==> flow/design.v <==
module vga640x480(
    input wire i_clk,            
    input wire i_pix_stb,        
    input wire i_rst,            
    output wire o_hs,            
    output wire o_vs,            
    output wire o_blanking,      
    output wire o_active,        
    output wire o_screenend,     
    output wire o_animate,       
    output wire [9:0] o_x,       
    output wire [8:0] o_y        
    );
    localparam HS_STA = 16;               
    localparam HS_END = 16 + 96;          
    localparam HA_STA = 16 + 96 + 48;     
    localparam VS_STA = 480 + 10;         
    localparam VS_END = 480 + 10 + 2;     
    localparam VA_END = 480;              
    localparam LINE   = 800;              
    localparam SCREEN = 525;              
    reg [9:0] h_count;   
    reg [9:0] v_count;   
    assign o_hs = ~((h_count >= HS_STA) & (h_count < HS_END));
    assign o_vs = ~((v_count >= VS_STA) & (v_count < VS_END));
    assign o_x = (h_count < HA_STA) ? 0 : (h_count - HA_STA);
    assign o_y = (v_count >= VA_END) ? (VA_END - 1) : (v_count);
    assign o_blanking = ((h_count < HA_STA) | (v_count > VA_END - 1));
    assign o_active = ~((h_count < HA_STA) | (v_count > VA_END - 1)); 
    assign o_screenend = ((v_count == SCREEN - 1) & (h_count == LINE));
    assign o_animate = ((v_count == VA_END - 1) & (h_count == LINE));
    always @ (posedge i_clk)
    begin
        if (i_rst)   
        begin
            h_count <= 0;
            v_count <= 0;
        end
        if (i_pix_stb)   
        begin
            if (h_count == LINE)   
            begin
                h_count <= 0;
                v_count <= v_count + 1;
            end
            else 
                h_count <= h_count + 1;
            if (v_count == SCREEN)   
                v_count <= 0;
        end
    end
endmodule
module blockRunner(
    input wire CLK,              
    input wire RST_BTN,          
    output wire VGA_HS_O,        
    output wire VGA_VS_O,        
    output reg [3:0] VGA_R,      
    output reg [3:0] VGA_G,      
    output reg [3:0] VGA_B,      
    output wire a, ba, c, d, e, f, g,
    output wire a1, ba1, c1, d1, e1, f1, g1,
    output wire a2, ba2, c2, d2, e2, f2, g2,
    output wire a3, ba3, c3, d3, e3, f3, g3,
    input SW0,
    input KEY0,
    input KEY1,
    input KEY2,
    input KEY3
    );
    wire rst = ~RST_BTN;     
    reg [15:0] cnt;
    reg pix_stb;
    always @(posedge CLK)
        if (RST_BTN == 1'b0)
            {pix_stb, cnt} <= 17'd0;
        else
            {pix_stb, cnt} <= cnt + 16'h8000;   
    wire [9:0] x;   
    wire [8:0] y;   
    vga640x480 display (
        .i_clk(CLK),
        .i_pix_stb(pix_stb),
        .i_rst(rst),
        .o_hs(VGA_HS_O),
        .o_vs(VGA_VS_O),
        .o_x(x),
        .o_y(y)
    );
   	wire backDrop, sun, moon, cloud, cloud2, cloud3;
   	assign backDrop = ((x > 0) & (y > 300) & (x < 640) & (y < 477)) ? 1 : 0;
	assign sun = ((x > 475) & (y > 50) & (x < 550) & (y < 125)) ? 1 : 0;
	assign moon = ((x > 475) & (y > 50) & (x < 550) & (y < 125)) ? 1 : 0;
	assign cloud = ((x > cloud1X) & (x < cloud1Width + cloud1X) & (y > 75) & (y < 125)) ? 1 : 0;
	assign cloud2 = ((x > cloud2X) & (x < cloud2Width + cloud2X) & (y > 100) & (y < 150)) ? 1 : 0;
	assign cloud3 = ((x > cloud3X) & (x < cloud3Width + cloud3X) & (y > 85) & (y < 135)) ? 1 : 0;
	assign star = ((x > 20) & (x < 25) & (y > 50) & (y < 55)) ? 1 : 0;
	assign star1 = ((x > 70) & (x < 75) & (y > 125) & (y < 130)) ? 1 : 0;
	assign star2 = ((x > 100) & (x < 105) & (y > 30) & (y < 35)) ? 1 : 0;
	assign star3 = ((x > 150) & (x < 155) & (y > 65) & (y < 70)) ? 1 : 0;
	assign star4 = ((x > 200) & (x < 205) & (y > 20) & (y < 25)) ? 1 : 0;
	assign star5 = ((x > 240) & (x < 245) & (y > 80) & (y < 85)) ? 1 : 0;
	assign star6 = ((x > 300) & (x < 305) & (y > 90) & (y < 95)) ? 1 : 0;
	assign star7 = ((x > 340) & (x < 345) & (y > 40) & (y < 45)) ? 1 : 0;
	assign star8 = ((x > 410) & (x < 415) & (y > 75) & (y < 80)) ? 1 : 0;
	assign star9 = ((x > 450) & (x < 455) & (y > 90) & (y < 95)) ? 1 : 0;
	assign o1left = ((x > 90) & (y > 120) & (x < 120) & (y < 250)) ? 1 : 0;
	assign o1right = ((x > 190) & (y > 120) & (x < 220) & (y < 250)) ? 1 : 0;
	assign o1top = ((x > 90) & (y > 120) & (x < 220) & (y < 150)) ? 1 : 0;
	assign o1bottom = ((x > 90) & (y > 220) & (x < 220) & (y < 250)) ? 1 : 0;
	assign o2left = ((x > 285) & (y > 120) & (x < 315) & (y < 250)) ? 1 : 0;
	assign o2right = ((x > 385 ) & (y > 120) & (x < 415) & (y < 250 )) ? 1 : 0;
	assign o2top = ((x > 285) & (y > 120) & (x < 415) & (y < 150)) ? 1 : 0;
	assign o2bottom = ((x > 285) & (y > 220) & (x < 415) & (y < 250)) ? 1 : 0;
	assign fleft = ((x > 480) & (y > 120) & (x < 510) & (y <  250)) ? 1 : 0;
	assign ftop = ((x > 490) & (y > 120) & (x < 570) & (y < 150)) ? 1 : 0;
	assign fbottom = ((x > 490) & (y > 180) & (x < 550) & (y < 210)) ? 1 : 0;
	reg[9:0] cloud1X, cloud2X, cloud3X;
	reg[9:0] cloud1Width, cloud2Width, cloud3Width;
	reg nightToggle, dayToggle;
always@(posedge CLK)
	begin
		case(s)
			menu: begin
					cloud1X <= 10'd110;
					cloud2X <= 10'd300;
					cloud3X <= 10'd10;
					cloud1Width <= 10'd100;
					cloud2Width <= 10'd100;
					cloud3Width <= 10'd90;
					nightToggle <= 1'd0;
					dayToggle <= 1'd1;
					end
			playingDay: begin
						if(countTime >= 990)
							begin
								cloud1X <= cloud1X + 3'd2;
								cloud2X <= cloud2X + 1'd1;
								cloud3X <= cloud3X + 1'd1;
							end
						if(countDayNight >= 20)
							begin
								nightToggle <= !nightToggle;
								dayToggle <= !dayToggle;
							end
						end
			playingNight: begin
						if(countTime >= 990)
							begin
								cloud1X <= cloud1X + 3'd2;
								cloud2X <= cloud2X + 1'd1;
								cloud3X <= cloud3X + 1'd1;
							end
						if(countDayNight >= 20)
							begin
								nightToggle <= !nightToggle;
								dayToggle <= !dayToggle;
							end
						end		
		endcase
	end
	reg [1:0] s;
	reg [1:0] ns;
	parameter 
		menu = 2'd0,
		lose = 2'd1,
		playingDay = 2'd2,
		playingNight = 2'd3;
always@(posedge CLK or negedge RST_BTN)
begin
	if (RST_BTN == 1'b0)
		begin
			s <= menu;
		end
	else
		begin
			s <= ns;
		end
end
always@(*)
begin
	case(s)
		menu: 	begin
				if(KEY0 == 1'b0)
				begin
					ns = playingDay;
				end
				else
					ns = menu;
				end
		playingDay: begin
				if(hit == 1'b1)
					ns = lose;
				else if(nightToggle)
					ns = playingNight;
				else
					ns = playingDay;
				end
		playingNight: begin
				if(hit == 1'b1)
					ns = lose;
				else if(dayToggle)
					ns = playingDay;
				else
					ns = playingNight;
				end
		lose: begin
				if(KEY1 == 1'b0)
					ns = menu;
				else
					ns = lose;
				end
	endcase
end
sevenSeg ones(oneOut[3], oneOut[2], oneOut[1], oneOut[0], a, ba, c, d, e, f, g);
sevenSeg tens(tenOut[3], tenOut[2], tenOut[1], tenOut[0], a1, ba1, c1, d1, e1, f1, g1);
sevenSeg hunds(hunOut[3], hunOut[2], hunOut[1], hunOut[0], a2, ba2, c2, d2, e2, f2, g2);
sevenSeg thous(thoOut[3], thoOut[2], thoOut[1], thoOut[0], a3, ba3, c3, d3, e3, f3, g3);
reg[3:0] oneCount, oneHi, oneOut;
reg[3:0] tenCount, tenHi, tenOut;
reg[3:0] hunCount, hunHi, hunOut;
reg[3:0] thoCount, thoHi, thoOut;
always@(posedge CLK)
	begin
		if(RST_BTN == 1'b0)
			begin
				oneHi <= 4'd0;
				tenHi <= 4'd0;
				hunHi <= 4'd0;
				thoHi <= 4'd0;
			end
		if(SW0 == 1'b1)
			begin
				oneOut <= oneHi;
				tenOut <= tenHi;
				hunOut <= hunHi;
				thoOut <= thoHi;
			end
		else
			begin
				oneOut <= oneCount;
				tenOut <= tenCount;
				hunOut <= hunCount;
				thoOut <= thoCount;
			end
		case(s)
			menu: begin
					oneCount <= 4'd0;
					tenCount <= 4'd0;
					hunCount <= 4'd0;
					thoCount <= 4'd0;
					end
			playingDay: begin
						if(countTime >= 1_000)
							begin
								oneCount <= oneCount + 1'd1;
								if(oneCount >= 4'd9)
									begin
										tenCount <= tenCount + 1'd1;
										oneCount <= 1'd0;
									end
								if(tenCount > 4'd9)
									begin
										hunCount <= hunCount + 1'd1;
										tenCount <= 1'd0;
									end
								if(hunCount > 4'd9)
									begin
										thoCount <= thoCount + 1'd1;
										hunCount <= 1'd0;
									end
							end
						end
				playingNight: begin
						if(countTime >= 1_000)
							begin
								oneCount <= oneCount + 1'd1;
								if(oneCount >= 4'd9)
									begin
										tenCount <= tenCount + 1'd1;
										oneCount <= 1'd0;
									end
								if(tenCount >= 4'd9)
									begin
										hunCount <= hunCount + 1'd1;
										tenCount <= 1'd0;
									end
								if(hunCount >= 4'd9)
									begin
										thoCount <= thoCount + 1'd1;
										hunCount <= 1'd0;
									end
							end
						end
				lose: begin
						if(thoCount > thoHi)
							begin
								oneHi <= oneCount;
								tenHi <= tenCount;
								hunHi <= hunCount;
								thoHi <= thoCount;
							end
						else if(thoCount == thoHi)
							begin
								if(hunCount > hunHi)
									begin
										oneHi <= oneCount;
										tenHi <= tenCount;
										hunHi <= hunCount;
										thoHi <= thoCount;
									end
								else if(hunCount == hunHi)
									begin
										if(tenCount > tenHi)
											begin
												oneHi <= oneCount;
												tenHi <= tenCount;
												hunHi <= hunCount;
												thoHi <= thoCount;
											end
										else if(tenCount == tenHi)
											begin
												if(oneCount > oneHi)
													begin
														oneHi <= oneCount;
														tenHi <= tenCount;
														hunHi <= hunCount;
														thoHi <= thoCount;
													end
											end
									end
							end
						end				
			endcase
	end
wire bg = ~(backDrop || sun || blocks[0] || blocks[1] || blocks[2] || blocks[3] || dino || cloud || cloud2 || cloud3) && (x >= 1 && x <= 639 && y >= 1 && y <= 479);
always@(*)
	begin
		case(s)
			menu: begin
						VGA_R[3] = backDrop | sun;        
						VGA_G[3] = blocks[0] | blocks[1] | blocks[3] | blocks[2] | sun;  
						VGA_B[3] = dino | bg;         
						VGA_R[2] = backDrop | sun | cloud | cloud2 | cloud3 | bg;         
						VGA_G[2] = blocks[0] | blocks[1] | blocks[3] | blocks[2] | backDrop | sun | cloud | cloud2 | cloud3 | bg;  
						VGA_B[2] = cloud | cloud2 | cloud3 | dino;         
						VGA_R[1] = backDrop | sun | cloud | cloud2 | cloud3 | bg;         
						VGA_G[1] = backDrop | sun | cloud | cloud2 | cloud3 | bg;  
						VGA_B[1] = backDrop | cloud | cloud2 | cloud3 | dino;         
						VGA_R[0] = backDrop | cloud | cloud2 | cloud3;         
						VGA_G[0] = cloud | cloud2 | cloud3;  
						VGA_B[0] = cloud | cloud2 | cloud3 | dino | bg;         
					end
			playingDay: begin
						VGA_R[3] = backDrop | sun;         
						VGA_G[3] = blocks[0] | blocks[1] | blocks[3] | blocks[2] | sun;  
						VGA_B[3] = dino | bg;         
						VGA_R[2] = backDrop | sun | cloud | cloud2 | cloud3 | bg;         
						VGA_G[2] = backDrop | blocks[0] | blocks[1] | blocks[3] | blocks[2] | sun | cloud | cloud2 | cloud3 | bg;  
						VGA_B[2] = dino | cloud | cloud2 | cloud3;         
						VGA_R[1] = backDrop | sun | cloud | cloud2 | cloud3 | bg;         
						VGA_G[1] = backDrop | sun | cloud | cloud2 | cloud3 | bg; 
						VGA_B[1] = backDrop | dino | cloud | cloud2 | cloud3;         
						VGA_R[0] = backDrop | cloud | cloud2 | cloud3;         
						VGA_G[0] = cloud | cloud2 | cloud3;  
						VGA_B[0] = dino | cloud | cloud2 | cloud3 | bg;         
					end
			playingNight: begin
						VGA_R[3] = moon | star | star1 | star2 | star3 | star4 | star5 | star6 | star7 | star8 | star9;
						VGA_G[3] = moon | star | star1 | star2 | star3 | star4 | star5 | star6 | star7 | star8 | star9 | blocks[0] | blocks[1] | blocks[3] | blocks[2];  
						VGA_B[3] = dino | moon | star | star1 | star2 | star3 | star4 | star5 | star6 | star7 | star8 | star9;         
						VGA_R[2] = backDrop | moon | cloud | cloud2 | cloud3 |star | star1 | star2 | star3 | star4 | star5 | star6 | star7 | star8 | star9;         
						VGA_G[2] = backDrop | moon | cloud | cloud2 | cloud3 | star | star1 | star2 | star3 | star4 | star5 | star6 | star7 | star8 | star9 | blocks[0] | blocks[1] | blocks[3] | blocks[2];  
						VGA_B[2] = dino | cloud | cloud2 | cloud3 | moon | star | star1 | star2 | star3 | star4 | star5 | star6 | star7 | star8 | star9;         
						VGA_R[1] = backDrop | moon | cloud | cloud2 | cloud3 | star | star1 | star2 | star3 | star4 | star5 | star6 | star7 | star8 | star9;         
						VGA_G[1] = backDrop | moon | cloud | cloud2 | cloud3 | star | star1 | star2 | star3 | star4 | star5 | star6 | star7 | star8 | star9; 
						VGA_B[1] = backDrop | dino | cloud | cloud2 | cloud3 | moon | star | star1 | star2 | star3 | star4 | star5 | star6 | star7 | star8 | star9;         
						VGA_R[0] = backDrop | cloud | cloud2 | cloud3 | moon | star | star1 | star2 | star3 | star4 | star5 | star6 | star7 | star8 | star9;         
						VGA_G[0] = cloud | cloud2 | cloud3 | moon | star | star1 | star2 | star3 | star4 | star5 | star6 | star7 | star8 | star9;  
						VGA_B[0] = dino | cloud | cloud2 | cloud3 | moon | star | star1 | star2 | star3 | star4 | star5 | star6 | star7 | star8 | star9;         
						end
			lose: begin
						VGA_R[0] = backDrop;         
						VGA_G[0] = blocks[0] | blocks[1] | blocks[3] | blocks[2];  
						VGA_B[0] = 0;         
						VGA_R[1] = backDrop | o1left | o1right | o1bottom | o1top | o2left | o2right | o2top | o2bottom | fleft | ftop | fbottom;         
						VGA_G[1] = 0;  
						VGA_B[1] = 0;        
						VGA_R[2] = backDrop;         
						VGA_G[2] = 0; 
						VGA_B[2] = 0;         
						VGA_R[3] = backDrop | o1left | o1right | o1bottom | o1top | o2left | o2right | o2top | o2bottom | fleft | ftop | fbottom;         
						VGA_G[3] = 0;  
						VGA_B[3] = 0;         
					end
		endcase
end
wire dino;
reg[9:0] dinoX;
reg[8:0] dinoY;
reg[9:0] dinoWidth;
reg[8:0] dinoHeight;
reg[1:0] direction;
reg[7:0] speedD;
reg[19:0] count;
reg[7:0] count2;
reg st_count2;
always@(posedge CLK)
	begin
		case(s)
		menu: 		begin
					dinoX <= 75;
					dinoWidth <= 15;
					dinoHeight <= 40;			
				end
		playingDay: begin
			if(KEY2 == 1'b0)  
				begin
					dinoX <= 75;
					dinoWidth <= 15;
					dinoHeight <= 20;
					speedD <= 2;
				end
			else 
				begin
					dinoX <= 75;
					dinoWidth <= 15;
					dinoHeight <= 40;
					speedD <= 2;
				end
			end
		playingNight: begin
			if(KEY2 == 1'b0)  
				begin
					dinoX <= 75;
					dinoWidth <= 15;
					dinoHeight <= 20;
					speedD <= 2;
				end
			else 
				begin
					dinoX <= 75;
					dinoWidth <= 15;
					dinoHeight <= 40;
					speedD <= 2;
				end
			end
		endcase
	end
always@(posedge CLK)
	begin
		if(RST_BTN == 1'b0)
			begin
				count <= 20'd0;
				count2 <= 8'd0;
				st_count2 <= 1'b0;
			end
		else
		begin
		if(count == 20'd5000)
			begin
				count <= 20'd0;
			end
		else
			begin
				count <= count + 20'd1;
			end
		if (st_count2 == 1'b1)
			begin
				if (count2 <= 8'd90)
					begin
						if (count == 20'd5000)
							begin
								count2 <= count2 + 1'b1;
							end
					end
				else
					begin
						st_count2 <= 1'b0;
						count2 <= 8'd0;
					end
			end
		case(s)
			playingDay: begin
						if(KEY3 == 1'b0)
							begin
								st_count2 <= 1'b1;
							end
						else if(KEY2 == 1'b0 && st_count2 == 1'b1)
							begin
								count2 <= 8'd90;
							end
						end
			playingNight: begin
						if(KEY3 == 1'b0)
							begin
								st_count2 <= 1'b1;
							end
						else if(KEY2 == 1'b0 && st_count2 == 1'b1)
							begin
								count2 <= 8'd90;
							end
						end
		endcase
		end
end
assign dino = ((x > dinoX) & (x < dinoWidth + dinoX) & (y > dinoY) & (y < dinoHeight + dinoY)) ? 1 : 0;
always@(posedge CLK)
	begin
		case(s)
			menu: begin
					dinoY <= 260;
					direction <= 2'd3;
					end
			playingDay: begin
					if(count == 20'd5000)  
						begin
							if(direction == 2'b1)
								begin
									dinoY <= dinoY - speedD;
								end
							else if(direction == 2'd2)
								begin
									dinoY <= dinoY + speedD;
								end
							else if (direction == 2'd3)
								begin
									dinoY <= dinoY;
								end
							if(count2 > 8'd0 && count2 <= 8'd45)
								begin
									direction <= 2'b1;
								end
							else if(count2 >= 8'd45 && count2 <= 8'd90)
								begin
									direction <= 2'd2;
								end
							else if(count2 == 8'd0)
								begin
									direction <= 2'd3;
								end
							end
							else if(KEY2 == 1'b0  && (count2 >= 90 || count2 == 0))  
								begin
									dinoY <= 280;
								end
							else if(count2 >= 90 || count2 == 0)
								begin
									dinoY <= 260;
								end
						end
			playingNight: begin
					if(count == 20'd5000)  
						begin
							if(direction == 2'b1)
								begin
									dinoY <= dinoY - speedD;
								end
							else if(direction == 2'd2)
								begin
									dinoY <= dinoY + speedD;
								end
							else if (direction == 2'd3)
								begin
									dinoY <= dinoY;
								end
							if(count2 > 8'd0 && count2 <= 8'd45)
								begin
									direction <= 2'b1;
								end
							else if(count2 >= 8'd45 && count2 <= 8'd90)
								begin
									direction <= 2'd2;
								end
							else if(count2 == 8'd0)
								begin
									direction <= 2'd3;
								end
							end
							else if(KEY2 == 1'b0  && (count2 >= 90 || count2 == 0))
								begin
									dinoY <= 280;
								end
							else if(count2 >= 90 || count2 == 0)
								begin
									dinoY <= 260;
								end
					end
		endcase
end
	randomBlock randGen(CLK, rstRand, rstSeed, seed, ranHeight, ranWidth, ranY);
	reg rstRand;
	wire[3:0] blocks;
	reg[9:0] b1X, b2X, b3X, b4X;
	reg[8:0] b1Y, b2Y, b3Y, b4Y;
	wire[8:0] ranY;
	reg[9:0] b1Width, b2Width, b3Width, b4Width;
	wire[8:0] ranWidth;
	reg[8:0] b1Height, b2Height, b3Height, b4Height;
	wire[8:0] ranHeight;
	reg[7:0] speedB;
	reg[19:0] countB1, countB2;
	reg[25:0] countTime;
	reg[5:0] countTime2, countDayNight;
	assign blocks[0] = ((x > b1X) & (x < b1Width + b1X) & (y > b1Y) & (y < b1Height + b1Y)) ? 1 : 0;
	assign blocks[1] = ((x > b2X) & (x < b2Width + b2X) & (y > b2Y) & (y < b2Height + b2Y)) ? 1 : 0;
	assign blocks[2] = ((x > b3X) & (x < b3Width + b3X) & (y > b3Y) & (y < b3Height + b3Y)) ? 1 : 0;
	assign blocks[3] = ((x > b4X) & (x < b4Width + b4X) & (y > b4Y) & (y < b4Height + b4Y)) ? 1 : 0;
always@(posedge CLK) 
	begin
		if(RST_BTN == 1'b0)
			begin
				countTime <= 26'd0;
				countB1 <= 20'd0;
			end
		case(s)
			menu: begin
				b1Width <= 20;
				b2Width <= 20;
				b3Width <= 20;
				b4Width <= 25;
				b1Height <= 20;
				b2Height <= 40;
				b3Height <= 30;
				b4Height <= 10;
				b1Y <= 280;
				b2Y <= 260;
				b3Y <= 270;
				b4Y <= 260;
				b1X <= 10;
				b2X <= 690;
				b3X <= 460;
				b4X <= 230;
				speedB <= 1;
				countTime2 <= 1'd0;
				countDayNight <= 1'd0;
				rstRand <= 1'b0;
				end
			playingDay:	begin
					rstRand <= 1'b1;				
					if(blocks[0] == 1'b1 && (b1X < 1 || b1X > 679))
						begin
							b2Width <= ranWidth;
							b2Height <= ranHeight;
							b2Y <= ranY;
						end
					if(blocks[1] == 1'b1 && (b2X < 1 || b2X > 679))
						begin
							b3Width <= ranWidth;
							b3Height <= ranHeight;
							b3Y <= ranY;
						end
					if(blocks[2] == 1'b1 && (b3X < 1 || b3X > 679))
						begin
							b4Width <= ranWidth;
							b4Height <= ranHeight;
							b4Y <= ranY;
						end
					if(blocks[3] == 1'b1 && (b4X < 1 || b4X > 679))
						begin
							b1Width <= ranWidth;
							b1Height <= ranHeight;
							b1Y <= ranY;
						end
					countTime <= countTime + 1'd1;
					countB1 <= countB1 + 1'd1;
					if(countB1 == 20'd5000)
						begin
							b1X <= b1X - speedB;
							b2X <= b2X - speedB;
							b3X <= b3X - speedB;
							b4X <= b4X - speedB;
							countB1 <= 20'd0;
						end
					if(countTime >= 1_000)
						begin
							countTime <= 0;
							countTime2 <= countTime2 + 1'd1;
							countDayNight <= countDayNight + 1'd1;
						end
					if(countTime2 >= 5'd30 && speedB <= 5'd3)
						begin
							speedB <= speedB + 1'd1;
							countTime2 <= 1'd0;
						end
					if(countDayNight >= 5'd20)
						begin
							countDayNight <= 5'd0;
						end
				end
			playingNight:	begin
					rstRand <= 1'b1;
					if(blocks[0] == 1'b1 && (b1X < 1 || b1X > 679))
						begin
							b1Width <= ranWidth;
							b1Height <= ranHeight;
							b1Y <= ranY;
						end
					if(blocks[1] == 1'b1 && (b2X < 1 || b2X > 679))
						begin
							b2Width <= ranWidth;
							b2Height <= ranHeight;
							b2Y <= ranY;
						end
					if(blocks[2] == 1'b1 && (b3X < 1 || b3X > 679))
						begin
							b3Width <= ranWidth;
							b3Height <= ranHeight;
							b3Y <= ranY;
						end
					if(blocks[3] == 1'b1 && (b4X < 1 || b4X > 679))
						begin
							b4Width <= ranWidth;
							b4Height <= ranHeight;
							b4Y <= ranY;
						end
					countTime <= countTime + 1'd1;
					countB1 <= countB1 + 1'd1;
					if(countB1 == 20'd5000)
						begin
							b1X <= b1X - speedB;
							b2X <= b2X - speedB;
							b3X <= b3X - speedB;
							b4X <= b4X - speedB;
							countB1 <= 20'd0;
						end
					if(countTime >= 1_000)
						begin
							countTime <= 0;
							countTime2 <= countTime2 + 1'd1;
							countDayNight <= countDayNight + 1'd1;
						end
					if(countTime2 >= 5'd30 && speedB <= 5'd3)
						begin
							speedB <= speedB + 1'd1;
							countTime2 <= 1'd0;
						end
					if(countDayNight >= 5'd20)
						begin
							countDayNight <= 5'd0;
						end
				end
		endcase
	end
reg[2:0] seedCount, seed;
reg rstSeed;
always@(posedge CLK)
	begin
		case(s)
			menu: begin
					rstSeed <= 1'b1;
					seedCount <= 1'b0;
					end
			playingDay: begin
							rstSeed <= 1'b1;
							seedCount <= seedCount + 1'd1;
							if(seedCount >= 3'd8)
								begin
									seedCount <= 3'd0;
								end
							if(KEY3 == 1'b0 || KEY2 == 1'b0)
								begin
									rstSeed <= 1'b0;
									seed <= seedCount;
								end
							end
			playingNight: begin
							rstSeed <= 1'b1;
							seedCount <= seedCount + 1'd1;
							if(seedCount >= 3'd8)
								begin
									seedCount <= 3'd0;
								end
							if(KEY3 == 1'b0 || KEY2 == 1'b0)
								begin
									rstSeed <= 1'b0;
									seed <= seedCount;
								end
							end
		endcase
	end
wire hit;
assign hit = ((dino && blocks[0]) || (dino && blocks[1]) || (dino && blocks[3]) || (dino && blocks[2]));
endmodule
module sevenSeg(a, b, c, d, o1, o2, o3, o4, o5, o6, o7);
	input a, b, c, d; 
	output o1, o2, o3, o4, o5, o6, o7;
	assign o1 =~((~b&~d) | (~a&c) | (b&c) | (a&~d) | (~a&b&d) | (a&~b&~c));
	assign o2 =~((~a&~b) | (~b&~d) | (~a&~c&~d) | (~a&c&d) | (a&~c&d));
	assign o3 =~((~a&~c) | (~a&d) | (~c&d) | (~a&b) | (a&~b));
	assign o4 =~((~a&~b&~d) | (~b&c&d) | (b&~c&d) | (b&c&~d) | (a&~c&~d));
	assign o5 =~((~b&~d) | (c&~d) | (a&c) | (a&b));
	assign o6 =~((~c&~d) | (b&~d) | (a&~b) | (a&c) | (~a&b&~c));
	assign o7 =~((~b&c) | (c&~d) | (a&~b) | (a&d) | (~a&b&~c));
endmodule 
module linearFeedShiftReg(
input clk, rst, rstSeed,
input[2:0] seed,
output reg[2:0] out
);
always@(posedge clk)
	begin
		if(rst == 1'b0)
			out <= seed;
		else
			out <= {out[1]^out[2], out[2:0]};
	end
endmodule
module randomBlock(
input clk, rst, rstSeed,
input[2:0] seed,
output reg[5:0] height, width,
output reg[8:0] yVal
);
reg[2:0] S, NS;
wire[2:0] out;
linearFeedShiftReg regboi(clk, rstSeed, seed, out);
parameter
	blockT1 = 3'b000,
	blockT2 = 3'b001,
	blockT3 = 3'b010,
	blockT4 = 3'b011,
	blockT5 = 3'b100,
	blockT6 = 3'b101,
	blockT7 = 3'b110,
	blockT8 = 3'b111;
always@(posedge clk or negedge rst)
	begin
		if(rst == 1'b0)
			S <= blockT1;
		else
			S <= NS;
	end
always@(posedge clk)
	begin
		case(S)
			blockT1: begin
						height <= 6'd20;
						width <= 6'd20;
						yVal <= 9'd280;
						NS <= blockT2;
						end
			blockT2: begin
						height <= 6'd40;
						width <= 6'd15;
						yVal <= 9'd260;
						NS <= blockT3;
						end
			blockT3: begin
						height <= 6'd30;
						width <= 6'd10;
						yVal <= 9'd270;
						NS <= blockT4;
						end
			blockT4: begin
						height <= 6'd40;
						width <= 6'd20;
						yVal <= 9'd260;
						NS <= blockT5;
						end
			blockT5: begin
						height <= 6'd35;
						width <= 6'd20;
						yVal <= 9'd265;
						NS <= blockT6;
						end
			blockT6: begin
						height <= 6'd10;
						width <= 6'd25;
						yVal <= 9'd270;
						NS <= blockT7;
						end
			blockT7: begin
						height <= 6'd10;
						width <= 6'd25;
						yVal <= 9'd280;
						NS <= blockT8;
						end
			blockT8: begin
						height <= 6'd10;
						width <= 6'd25;
						yVal <= 9'd260;
						NS <= blockT1;
						end
			default: NS <= out;
		endcase
	end
endmodule
Tool chain data of blockRunner --
Tool output for the design above, in the order of the flow. Line numbers count from 1 in the design file above. Library cell names are shortened. Not given: n/a
Design: top blockRunner, clock input CLK, library sky130hd, library corner tt_025C_1v80

After elaboration --
Source: Yosys, flattened and elaborated, memories not mapped. Widths are those after wreduce. Registers that Yosys merges into a memory's read port (data or address) are not register bits. Print and check cells do not count. Memory sizes are those after Yosys's memory passes, which may raise the word count (mostly to a power of two), join words into wider ones and drop unused or constant bits.
Operators by class: add/sub/neg operators 36, $mul 0, div/mod/pow operators 0, order comparisons 129, equal/unequal tests 39, shift operators 0, muxes and demuxes 200, bitwise logic cells 509, reduce/logical cells 59
Operator list (count):
- 1-bit bitwise OR | 247
- 4-bit two-way mux | 57
- 9-bit parallel mux with 3-bit select | 8
- 1-bit bitwise AND | 213
- 10-bit two-way mux | 19
- 10-bit parallel mux with 2-bit select | 7
- 9-bit two-way mux | 14
- 10-bit parallel mux with 3-bit select | 4
- 10-bit by 9-bit > comparator with 1-bit output with constant B | 9
- 26-bit two-way mux | 3
- 9-bit by 7-bit > comparator with 1-bit output with constant B | 8
- 10-bit > comparator | 7
- 10-bit < comparator | 7
- 10-bit by 9-bit < comparator with 1-bit output with constant B | 7
- 20-bit two-way mux | 3
- 8-bit two-way mux | 7
- 26-bit by 10-bit greater-or-equal comparator with 1-bit output with constant B | 2
- 10-bit by 7-bit < comparator with 1-bit output with constant B | 5
- 10-bit by 8-bit < comparator with 1-bit output with constant B | 5
- 1-bit inverter | 49
- 9-bit by 7-bit < comparator with 1-bit output with constant B | 5
- 9-bit by 8-bit < comparator with 1-bit output with constant B | 5
- 9-bit adder | 5
- 9-bit > comparator | 5
- 9-bit < comparator | 5
- 10-bit by 1-bit adder with 10-bit output with constant B | 4
- 10-bit by 1-bit < comparator with 1-bit output with constant B | 4
- 10-bit adder | 4
Not listed: further kinds 77, cells in them 254.
Bit counts: bits in registers 405, bits in latches 0, bits in writable memories 0, memory bits (read-only) 152, word width x clocked read ports 19, memory cells 1, bits of input ports 7, output and inout port bits 42, cells after elaboration 1026
Memory list:
- (name not given) | words 8, bits a word 19, rd ports 1, write ports 0, RTL line 836 | case(S)

Logic depth --
Depth = most cells in a row (Yosys ltp): at word level without a register or memory, in the mapped netlist without a sequential cell, where the memories' decode and read muxes count.
Depth: word-level depth 26, ABC_AREA 0, gate-level depth with buffers 20, depth with buffers taken out 18

Netlist --
Yosys stat after the flow's synthesis: flattened, memories mapped to cells. It holds for the ABC_AREA given above (unset counts as 0); a run with the other value may have another netlist.
Cells by type:
- edfxtp_1 | count 233, total area 6996.71 um^2
- ha_1 | count 305, total area 3816.16 um^2
- dfxtp_1 | count 92, total area 1.84E+03 um^2
- xnor2_1 | count 139, total area 1.22E+03 um^2
- nor2_1 | count 277, total area 1.04E+03 um^2
- inv_1 | count 256, total area 960.922 um^2
- a21oi_1 | count 165, total area 825.792 um^2
- o21ai_0 | count 160, total area 800.768 um^2
- nand2_1 | count 200, total area 750.72 um^2
- xor2_1 | count 53, total area 464.195 um^2
- nand3_1 | count 90, total area 450.432 um^2
- nor3_1 | count 67, total area 335.322 um^2
- a21o_1 | count 41, total area 307.795 um^2
- nand4_1 | count 48, total area 300.288 um^2
- clkbuf_1 | count 79, total area 296.534 um^2
- nor2b_1 | count 46, total area 287.776 um^2
- fa_1 | count 14, total area 280.269 um^2
- nand2b_1 | count 40, total area 250.24 um^2
Not listed: further types 74, cells in them 519.
Synthesis totals: cells in the netlist 2824, cell area after synthesis 25356.8 um^2, sequential part of the area 9014.9 um^2, flip-flop cells 332, buffers 99
The figures by module come from a second, unflattened synthesis with its own total; it is not the netlist above.
Unflattened totals: cells (unflattened synthesis) 2887, area total of the unflattened synthesis 27018.4 um^2
Rows give one instance, submodules left out.
By module:
- blockRunner | times used 1, cells 2527, area 23905.4 um^2, seq. area 8909.8 um^2
- vga640x480 | times used 1, cells 177, area 1498.9 um^2, seq. area 500.5 um^2
- sevenSeg | times used 4, cells 32, area 230.2 um^2, seq. area 0.0 um^2
- randomBlock | times used 1, cells 55, area 693.2 um^2, seq. area 415.4 um^2

Timing after synthesis --
Source: OpenSTA report_checks on the synthesized netlist (no wires, ideal clock, input and output delay 20% of the period each), path of least setup slack; recovery checks are left aside. Register names are those of the netlist, which keeps one name where synthesis merged equal registers.
Path after synthesis: path kind flip-flop to output port, start point register display.h_count[5], end point output port VGA_R[2], clock period 10000 ps, external output delay 2000 ps, time at the first pin 0 ps, arrival time 4664 ps, required time 8000 ps, setup slack 3336 ps, path delay 4664 ps, driving pins on the path 19, buffers on the path 5, synthesis period reached 6664 ps
"path delay" = arrival - input delay + setup time. At an output port there is no setup time. "driving pins on the path": output pins that drive a net of the path, with the launching flip-flop's if there is one; two outputs of one cell count as two. "synthesis period reached" is the clock period less the worst setup slack; recovery checks do not enter. This is arithmetic on one report: input and output delays are still those of the set period (20% each). Between the ends stands the longest chain of elaborated cells between them, by number of cells; it is not shown to be the way that was timed. Of several equally long chains one is given. A line is the first line of the expression or statement that the cell stems from. Yosys adds cells for indexed reads and writes and turns some case tables into memories. A register here has more assigning lines than the two given.
On the way, after synthesis: cells stage by stage edfxtp_1 buf_2 clkbuf_1 buf_1 inv_1 ha_1 clkbuf_1 buf_2 nand2_1 o2bb2ai_1 ha_1 nand4_1 nor2_1 a2111o_1 a2111oi_0 a311oi_4 nor3b_2 o21a_1 o21ai_0, cells in the longest elaborated chain 22, elaborated cells on any way between the ends 155, classes of those cells 1 x add/sub; 43 x compare; 22 x mux; 76 x logic; 13 x reduce/logical
Ends and longest elaborated chain, after synthesis:
- from (decl) | RTL line 22 | reg [9:0] h_count;
- from (assign) | RTL line 36 | h_count <= 0;
- from (assign) | RTL line 47 | h_count <= h_count + 1;
- 10-bit by 8-bit < comparator with 1-bit output | RTL line 26 | assign o_x = (h_count < HA_STA) ? 0 : (h_count - HA_STA);
- 10-bit two-way mux | RTL line 26
- 10-bit by 1-bit > comparator with 1-bit output | RTL line 91 | assign backDrop = ((x > 0) & (y > 300) & (x < 640) & (y < 477)) ? 1 : 0;
- 1-bit bitwise AND (3 in a row) | RTL line 91
- 1-bit two-way mux | RTL line 91
- 1-bit bitwise OR (14 in a row) | RTL line 372 | VGA_R[2] = backDrop | moon | cloud | cloud2 | cloud3 |star | star1 | star2 | star3 | star4 | star5 | star6 | s ...
- 1-bit parallel mux with 3-bit select | RTL line 339 | case(s)
- to (decl) | RTL line 58 | output reg [3:0] VGA_R,

Path in the finished layout --
From the final timing report of job 1: the path of least setup slack in the routed layout; clock arrival at registers is part of the times. The path's times are printed in steps of 10 ps; the period is the one set.
Path after layout: path kind flip-flop to output port, start point register display.h_count[5], end point output port VGA_R[3], clock period 5840 ps, external output delay 1170 ps, time at the first pin 590 ps, arrival time 4530 ps, required time 4670 ps, setup slack 140 ps, driving pins on the path 14, buffers on the path 2
Between the ends stands the longest chain of elaborated cells between them, by number of cells; it is not shown to be the way that was timed. Of several equally long chains one is given. A register here has more assigning lines than the two given.
On the way, after layout: cells stage by stage edfxtp_1 inv_1 ha_2 buf_4 or3b_2 a21oi_1 nor2_2 or4_1 o21ai_0 a21oi_1 o311ai_1 a41oi_2 nand3b_1 clkdlybuf4s50_1, cells in the longest elaborated chain 19, elaborated cells on any way between the ends 151, classes of those cells 1 x add/sub; 36 x compare; 25 x mux; 89 x logic
Ends and longest elaborated chain, after layout:
- from (decl) | RTL line 22 | reg [9:0] h_count;
- from (assign) | RTL line 36 | h_count <= 0;
- from (assign) | RTL line 47 | h_count <= h_count + 1;
- 10-bit by 8-bit < comparator with 1-bit output | RTL line 26 | assign o_x = (h_count < HA_STA) ? 0 : (h_count - HA_STA);
- 10-bit two-way mux | RTL line 26
- 10-bit by 1-bit > comparator with 1-bit output | RTL line 91 | assign backDrop = ((x > 0) & (y > 300) & (x < 640) & (y < 477)) ? 1 : 0;
- 1-bit bitwise AND (3 in a row) | RTL line 91
- 1-bit two-way mux | RTL line 91
- 1-bit bitwise OR (11 in a row) | RTL line 392 | VGA_R[3] = backDrop | o1left | o1right | o1bottom | o1top | o2left | o2right | o2top | o2bottom | fleft | ftop ...
- 1-bit parallel mux with 3-bit select | RTL line 339 | case(s)
- to (decl) | RTL line 58 | output reg [3:0] VGA_R,

Subject: blockRunner on sky130hd, stored results

Hello all,

Below are 4 stored runs of the flow (Yosys, OpenROAD; platform sky130hd) on blockRunner, each with its settings and what was measured, unordered. Constraints: input delay and output delay 20% of the set period each, output load 0.01 pF.
"achieved clock period" is the run's clock period less its worst setup slack. It is reckoned from that one timing run; input and output delays stay at 20% of the period that was set.
"allowed time less slack (worst setup path)" = time allowed to the worst setup path (clock period - input delay - output delay, where it has them) - its slack; a late launch clock adds to it, a late capture clock takes from it.
"power consumption": no workload was simulated; the value follows from the tool's default switching activity.
"allowed time less slack (worst setup path)" is known to 10 ps.

[job 1] flow files
==> flow/run.sh <==
#!/bin/bash
# the make line also repeats the synthesis and layout settings of config.mk as NAME=value (left out here)
make -C /OpenROAD-flow-scripts/flow DESIGN_CONFIG=/design/flow/config.mk WORK_HOME=/design/flow/orfs CLKGATE_MAP_FILE= finish
==> flow/config.mk <==
export PLATFORM = sky130hd
export DESIGN_NAME = blockRunner
export DESIGN_NICKNAME = blockRunner
export VERILOG_FILES = /design/flow/design.v
export SDC_FILE = /design/flow/constraint.sdc
export NUM_CORES = 4
export LEC_CHECK = 0
export CAP_MARGIN = 20
export CORE_MARGIN = 2
export CORE_UTILIZATION = 40
export SLEW_MARGIN = 20
==> flow/constraint.sdc <==
create_clock -name core_clock -period 5.84 [get_ports {CLK}]
set_input_delay 1.1680 -clock core_clock [delete_from_list [all_inputs] [get_ports {CLK}]]
set_output_delay 1.1680 -clock core_clock [all_outputs]
set_load 0.01 [all_outputs]

[job 1] result: achieved clock period 5,698 ps; power consumption 13.895 mW; area of the standard cells in the finished layout 29,214.3 um^2; total negative setup slack 0 ps; synthesized cell area 25,356.8 um^2; utilization after routing 46.5%; allowed time less slack (worst setup path) 4,530 ps; critical path type flip-flop to output port; worst setup slack after layout 142 ps; area of the die 65,420.9 um^2

[job 2] flow files
==> flow/run.sh <==
#!/bin/bash
# the make line also repeats the synthesis and layout settings of config.mk as NAME=value (left out here)
make -C /OpenROAD-flow-scripts/flow DESIGN_CONFIG=/design/flow/config.mk WORK_HOME=/design/flow/orfs CLKGATE_MAP_FILE= finish
==> flow/config.mk <==
export PLATFORM = sky130hd
export DESIGN_NAME = blockRunner
export DESIGN_NICKNAME = blockRunner
export VERILOG_FILES = /design/flow/design.v
export SDC_FILE = /design/flow/constraint.sdc
export NUM_CORES = 4
export LEC_CHECK = 0
export CAP_MARGIN = 20
export CELL_PAD_IN_SITES_DETAIL_PLACEMENT = 0
export CORE_MARGIN = 2
export CORE_UTILIZATION = 33
export MAX_ROUTING_LAYER = met5
export MIN_ROUTING_LAYER = met1
export PLACE_DENSITY_LB_ADDON = 0.25
export SLEW_MARGIN = 20
export TNS_END_PERCENT = 25
==> flow/constraint.sdc <==
create_clock -name core_clock -period 9.66 [get_ports {CLK}]
set_input_delay 1.9320 -clock core_clock [delete_from_list [all_inputs] [get_ports {CLK}]]
set_output_delay 1.9320 -clock core_clock [all_outputs]
set_load 0.01 [all_outputs]

[job 2] result: achieved clock period 8,305 ps; power consumption 8.066 mW; area of the standard cells in the finished layout 28,345.9 um^2; total negative setup slack 0 ps; synthesized cell area 25,356.8 um^2; utilization after routing 37.3%; allowed time less slack (worst setup path) 6,370 ps; critical path type flip-flop to output port; worst setup slack after layout 1,355 ps; area of the die 79,073.4 um^2

[job 3] flow files
==> flow/run.sh <==
#!/bin/bash
# the make line also repeats the synthesis and layout settings of config.mk as NAME=value (left out here)
make -C /OpenROAD-flow-scripts/flow DESIGN_CONFIG=/design/flow/config.mk WORK_HOME=/design/flow/orfs CLKGATE_MAP_FILE= finish
==> flow/config.mk <==
export PLATFORM = sky130hd
export DESIGN_NAME = blockRunner
export DESIGN_NICKNAME = blockRunner
export VERILOG_FILES = /design/flow/design.v
export SDC_FILE = /design/flow/constraint.sdc
export NUM_CORES = 4
export LEC_CHECK = 0
export ABC_AREA = 1
export CAP_MARGIN = 15
export CELL_PAD_IN_SITES_DETAIL_PLACEMENT = 2
export CELL_PAD_IN_SITES_GLOBAL_PLACEMENT = 2
export CORE_ASPECT_RATIO = 0.6
export CORE_MARGIN = 3
export CORE_UTILIZATION = 40
export CTS_CLUSTER_SIZE = 84
export GPL_ROUTABILITY_DRIVEN = 0
export GPL_TIMING_DRIVEN = 0
export MAX_ROUTING_LAYER = met5
export SETUP_SLACK_MARGIN = 0.16
export SLEW_MARGIN = 25
export TNS_END_PERCENT = 15
==> flow/constraint.sdc <==
create_clock -name core_clock -period 10.0 [get_ports {CLK}]
set_input_delay 2.0000 -clock core_clock [delete_from_list [all_inputs] [get_ports {CLK}]]
set_output_delay 2.0000 -clock core_clock [all_outputs]
set_load 0.01 [all_outputs]

[job 3] result: achieved clock period 7,670 ps; power consumption 8.537 mW; area of the standard cells in the finished layout 28,862.7 um^2; total negative setup slack 0 ps; synthesized cell area 25,892.3 um^2; utilization after routing 45.6%; allowed time less slack (worst setup path) 5,670 ps; critical path type flip-flop to output port; worst setup slack after layout 2,330 ps; area of the die 67,920.5 um^2

[job 4] flow files
==> flow/run.sh <==
#!/bin/bash
# the make line also repeats the synthesis and layout settings of config.mk as NAME=value (left out here)
make -C /OpenROAD-flow-scripts/flow DESIGN_CONFIG=/design/flow/config.mk WORK_HOME=/design/flow/orfs CLKGATE_MAP_FILE= finish
==> flow/config.mk <==
export PLATFORM = sky130hd
export DESIGN_NAME = blockRunner
export DESIGN_NICKNAME = blockRunner
export VERILOG_FILES = /design/flow/design.v
export SDC_FILE = /design/flow/constraint.sdc
export NUM_CORES = 4
export LEC_CHECK = 0
export CAP_MARGIN = 15
export CELL_PAD_IN_SITES_DETAIL_PLACEMENT = 2
export CORE_MARGIN = 6
export CORE_UTILIZATION = 68
export MAX_ROUTING_LAYER = met4
export MIN_ROUTING_LAYER = met2
export SLEW_MARGIN = 20
==> flow/constraint.sdc <==
create_clock -name core_clock -period 10.0 [get_ports {CLK}]
set_input_delay 2.0000 -clock core_clock [delete_from_list [all_inputs] [get_ports {CLK}]]
set_output_delay 2.0000 -clock core_clock [all_outputs]
set_load 0.01 [all_outputs]

[job 4] result: no results, placement failed with DPL-0033

Thanks
